==> flow/design.v <==
module gainBal (
    input  wire             clk,
    input  wire             rstn,
    input  wire             din_val,
    input  wire [255:0]     din,
    input  wire [63:0]      gain,
    input  wire [31:0]      bal,
    output reg              dout_val,
    output reg  [255:0]     dout
);
reg [7:0]  gain_mem[7:0];
reg [7:0]  bal_mem[3:0];
reg [15:0] mult[0:7];
reg [47:0] quot[0:7];
integer i, j, k, l;
always @* begin
    for (l=0; l<8; l=l+1) begin
        gain_mem[l]     = gain[8*l +: 8];
        if (l < 4)
            bal_mem[l]  = bal[8*l +: 8];
    end
end
always @(posedge clk or negedge rstn) begin
    if (!rstn) begin
        for (i=0; i<8; i=i+1) begin
            mult[i] <= 16'd0;
        end
    end
    else begin
        for (i=0; i<4; i=i+1) begin
            mult[2*i  ] <= {{8{gain_mem[2*i  ][7]}}, gain_mem[2*i  ]} * {{8{~bal_mem[i][7]}}, ~bal_mem[i]};
            mult[2*i+1] <= {{8{gain_mem[2*i+1][7]}}, gain_mem[2*i+1]} * {{8{ bal_mem[i][7]}},  bal_mem[i]};
        end
    end
end
always @(posedge clk or negedge rstn) begin
    if (!rstn) begin
        dout_val    <= 1'b0;
        for (j=0; j<8; j=j+1) begin
            quot[j] <= 48'd0;
        end
    end
    else begin
        dout_val    <= din_val;
        for (j=0; j<8; j=j+1) begin
            quot[j] <= {16'd0, din[32*j +:32]} * {{32{mult[j][15]}}, mult[j]};
        end
    end
end
always @* begin
    for (k=0; k<8; k=k+1) begin
        dout[32*k +:32] = quot[k][47:16];
    end
end
endmodule
### Step by step through the tools: gainBal

What the tools print for gainBal, step after step.
Lines are those of the file above, counted from 1.
Operators carry their Yosys type and port widths (W data, S select, Z words).
Library cell names are shortened.
The mark - stands for no value.

| inputs | value |
|---|---|
| top module | gainBal |
| clock port | clk |
| library | sky130hd |
| library corner | tt_025C_1v80 |

### Word-level counts

Source: Yosys, flattened and elaborated. Widths are those after wreduce; folded enables and synchronous resets count as part of the registers. Registers that Yosys merges into a memory's read port (data or address) are not register bits. Print and check cells do not count. Equal cells are merged and count once.

| bit counts | value |
|---|---|
| memories | 0 |
| bits of input ports | 355 |
| word-level cells | 41 |
| latch bits | 0 |
| memory bits (read-only) | 0 |
| register bits after elaboration | 513 |
| word width x clocked read ports | 0 |
| RAM bits | 0 |

| cells by class | value |
|---|---|
| shift-type cells | 0 |
| equality and inequality tests | 0 |
| multipliers | 16 |
| add/subtract/negate cells | 0 |
| div/mod/pow operators | 0 |
| bitwise operators | 8 |
| order comparisons | 0 |
| reduce/logical cells | 0 |
| multiplexer cells | 0 |

Operators by type and width:

| cell | count |
|---|---|
| $mul A33 B16 Y48 | 8 |
| $mul A8 B8 Y16 | 4 |
| $mul A8 B9 Y16 | 4 |
| $not A8 Y8 | 4 |
| $not A1 Y1 | 4 |

### Longest topological paths

Depth = most cells in a row (Yosys ltp): at word level without a register or memory, in the mapped netlist without a sequential cell, where the memories' decode and read muxes count.

| depth | value |
|---|---|
| depth in word-level cells | 2 |
| ABC_AREA | 0 |
| mapped depth | 25 |
| mapped depth without buffers | 24 |

### Netlist

Yosys stat after the flow's synthesis: flattened, memories mapped to cells. It holds for the ABC_AREA given above (unset counts as 0); a run with the other value may have another netlist.
Totals and module areas in this step are rounded.

| mapped netlist | value |
|---|---|
| flip-flops | 385 |
| sequential part of the area | 9630 µm² |
| cell count | 17230 |
| buffers | 684 |
| cell area after synthesis | 157000 µm² |

Cells by type:

| type | count | total area (µm²) |
|---|---|---|
| fa_1 | 3776 | 7.56E+04 |
| ha_1 | 1400 | 17516.8 |
| inv_1 | 4625 | 17360.4 |
| and2_1 | 1854 | 1.16E+04 |
| dfrtp_1 | 385 | 9634.24 |
| nand2_1 | 2373 | 8.91E+03 |
| clkbuf_1 | 671 | 2.52E+03 |
| xnor2_1 | 283 | 2.48E+03 |
| nor2_1 | 369 | 1.39E+03 |
| a21oi_1 | 249 | 1.25E+03 |
| nor2b_1 | 195 | 1219.92 |
| nand2b_1 | 188 | 1.18E+03 |
| a21o_1 | 141 | 1.06E+03 |
| xor2_1 | 100 | 875.84 |
| o21ai_0 | 136 | 680.653 |
| o21a_1 | 45 | 337.824 |
| o21bai_1 | 42 | 315.302 |
| nand4_1 | 35 | 218.96 |

Not listed: further types 62, cells in them 363.

### Worst setup path after synthesis

Source: OpenSTA report_checks on the synthesized netlist (no wires, ideal clock, input and output delay 20% of the period each), path of least setup slack; recovery checks are left aside. Register names are those of the netlist, which keeps one name where synthesis merged equal registers.

| timing post-synthesis | value |
|---|---|
| kind | input-to-reg |
| from | input din[75] |
| to | register quot[2][42] |
| period | 9000 ps |
| setup slack | 1184 ps |
| setup time | 128 ps |
| delay of the path | 6017 ps |
| driving pins on the path | 22 |
| time at the first pin | 1800 ps |
| data arrival time | 7689 ps |
| synthesis period reached | 7816 ps |

"delay of the path" = arrival - input delay + setup time.
"driving pins on the path": output pins that drive a net of the path, with the launching flip-flop's if there is one; two outputs of one cell count as two.
"synthesis period reached" is the clock period less the worst setup slack; recovery checks do not enter. This is arithmetic on one report: input and output delays are still those of the set period (20% each).
Between the ends stands the longest chain of elaborated cells between them, by number of cells; it is not shown to be the way that was timed. Of several equally long chains one is given.
Each line given opens the expression or statement behind the cell; cells for indexed reads and writes are added by Yosys, which also makes memories of some case tables.

| between the ends, post-synthesis | value |
|---|---|
| cell sequence | clkbuf_1 nand2_1 fa_1 fa_1 fa_1 inv_1 fa_1 fa_1 inv_1 fa_1 inv_1 ha_1 a21o_1 a21o_1 a211o_1 a221oi_1 a211oi_2 a21oi_1 a21boi_0 a311oi_1 o21bai_1 xor2_1 |
| length of the longest elaborated chain | 1 |

RTL lines, path post-synthesis:

| item | RTL line | text |
|---|---|---|
| start: declaration | 5 | `input  wire [255:0]     din,` |
| $mul A33 B16 Y48 | 46 | `quot[j] <= {16'd0, din[32*j +:32]} * {{32{mult[j][15]}}, mult[j]};` |
| end: assignment | 40 | `quot[j] <= 48'd0;` |
| end: assignment | 46 |  |
| end: declaration | 14 | `reg [47:0] quot[0:7];` |

### Timing after layout

Path of least setup slack in the final report of run 1 (OpenROAD, finished layout, wires in). Where an end is a register, its clock arrival counts in the times.
The report prints the path's times to 10 ps; the period is as set.

| timing after layout | value |
|---|---|
| kind | input-to-reg |
| from | input din[72] |
| to | register quot[2][42] |
| data arrival time | 10910 ps |
| period | 14900 ps |
| setup time | 120 ps |
| driving pins on the path | 24 |
| setup slack | 4660 ps |
| time at the first pin | 2980 ps |

Between the ends stands the longest chain of elaborated cells between them, by number of cells; it is not shown to be the way that was timed. Of several equally long chains one is given.

| between the ends, after layout | value |
|---|---|
| cell sequence | clkdlybuf4s50_1 and2_1 fa_1 inv_1 fa_1 fa_1 inv_1 fa_1 fa_1 inv_1 fa_1 inv_1 ha_1 a21o_1 a21o_1 a211o_1 a221oi_1 a211oi_2 buf_4 a21oi_1 a21boi_0 a311oi_1 o21bai_1 xor2_1 |
| length of the longest elaborated chain | 1 |

RTL lines, path after layout:

| item | RTL line | text |
|---|---|---|
| start: declaration | 5 | `input  wire [255:0]     din,` |
| $mul A33 B16 Y48 | 46 | `quot[j] <= {16'd0, din[32*j +:32]} * {{32{mult[j][15]}}, mult[j]};` |
| end: assignment | 40 | `quot[j] <= 48'd0;` |
| end: assignment | 46 |  |
| end: declaration | 14 | `reg [47:0] quot[0:7];` |

Wiki page: gainBal / flow data

6 stored runs of gainBal in the flow (synthesis by Yosys, layout by OpenROAD, sky130hd cells), in arbitrary order. Constraints: input delay and output delay 20% of the set period each, output load 0.01 pF.
"period reached" = clock period - worst setup slack. The figure is calculated, with input and output delays left at 20% of the set period.
"worst setup path time" means the part of the period allowed to the worst setup path (the constraints hold back 20% at inputs and 20% at outputs) less its slack; where the path has registers, the arrival times of their clocks count too.
"worst setup path time" is known to 10 ps.
Results are given in rounded form.
A setting shown as n/a is not set for that run.

| run | CORE_UTILIZATION | period_ns | CAP_MARGIN | CORE_MARGIN | SLEW_MARGIN | CELL_PAD_IN_SITES_DETAIL_PLACEMENT | CELL_PAD_IN_SITES_GLOBAL_PLACEMENT | CORE_ASPECT_RATIO | CTS_CLUSTER_DIAMETER | GPL_ROUTABILITY_DRIVEN | MAX_ROUTING_LAYER | PLACE_DENSITY | SETUP_SLACK_MARGIN | HOLD_SLACK_MARGIN | PLACE_DENSITY_LB_ADDON | ABC_AREA | CTS_CLUSTER_SIZE | GPL_TIMING_DRIVEN | MIN_ROUTING_LAYER | TNS_END_PERCENT | synthesized cell area (µm²) | area of the die (µm²) | standard-cell area of the final layout (µm²) | setup slack of the critical path (ps) | post-route setup TNS (ps) | period reached (ps) | worst setup path time (ps) | worst setup path type |
|---|---|---|---|---|---|---|---|---|---|---|---|---|---|---|---|---|---|---|---|---|---|---|---|---|---|---|---|---|
| run 1 | 40 | 14.9 | 20 | 2 | 20 | n/a | n/a | n/a | n/a | n/a | n/a | n/a | n/a | n/a | n/a | n/a | n/a | n/a | n/a | n/a | 157000 | 397000 | 170000 | 4660 | 0 | 10245 | 7260 | input-to-reg |
| run 2 | 30 | 5.04 | 40 | 6 | 20 | 0 | 1 | 0.99 | 387 | 1 | met5 | 0.72 | 0.93 | n/a | n/a | n/a | n/a | n/a | n/a | n/a | 157000 | 540000 | 201000 | -1640 | -300000 | 6680 | 5670 | input-to-reg |
| run 3 | 40 | 9.0 | 35 | 2 | 15 | n/a | n/a | n/a | n/a | n/a | n/a | n/a | -0.78 | 0.14 | 0.17 | n/a | n/a | n/a | n/a | n/a | 157000 | 397000 | 175000 | 851 | 0 | 8149 | 6350 | input-to-reg |
| run 4 | 68 | 6.71 | 25 | 7 | 15 | 0 | 0 | 0.86 | 339 | 1 | n/a | n/a | 1.78 | n/a | n/a | 0 | 37 | 0 | n/a | n/a | 157000 | 244000 | 178000 | -463 | -7440 | 7173 | 5830 | input-to-reg |
| run 5 | 16 | 12.7 | 35 | 2 | 15 | n/a | n/a | n/a | 224 | n/a | n/a | n/a | n/a | 0.21 | 0.21 | 1 | 94 | n/a | met2 | 40 | 171000 | 1080000 | 198000 | 4370 | 0 | 8326 | 5790 | input-to-reg |
| run 6 | 51 | 5.46 | 15 | 5 | 5 | 1 | 1 | 1.75 | n/a | 1 | n/a | n/a | 1.11 | 0.29 | 0.12 | 0 | 12 | n/a | met1 | 85 | 157000 | 319000 | 202000 | -2050 | -283000 | 7508 | 7510 | reg-to-reg |
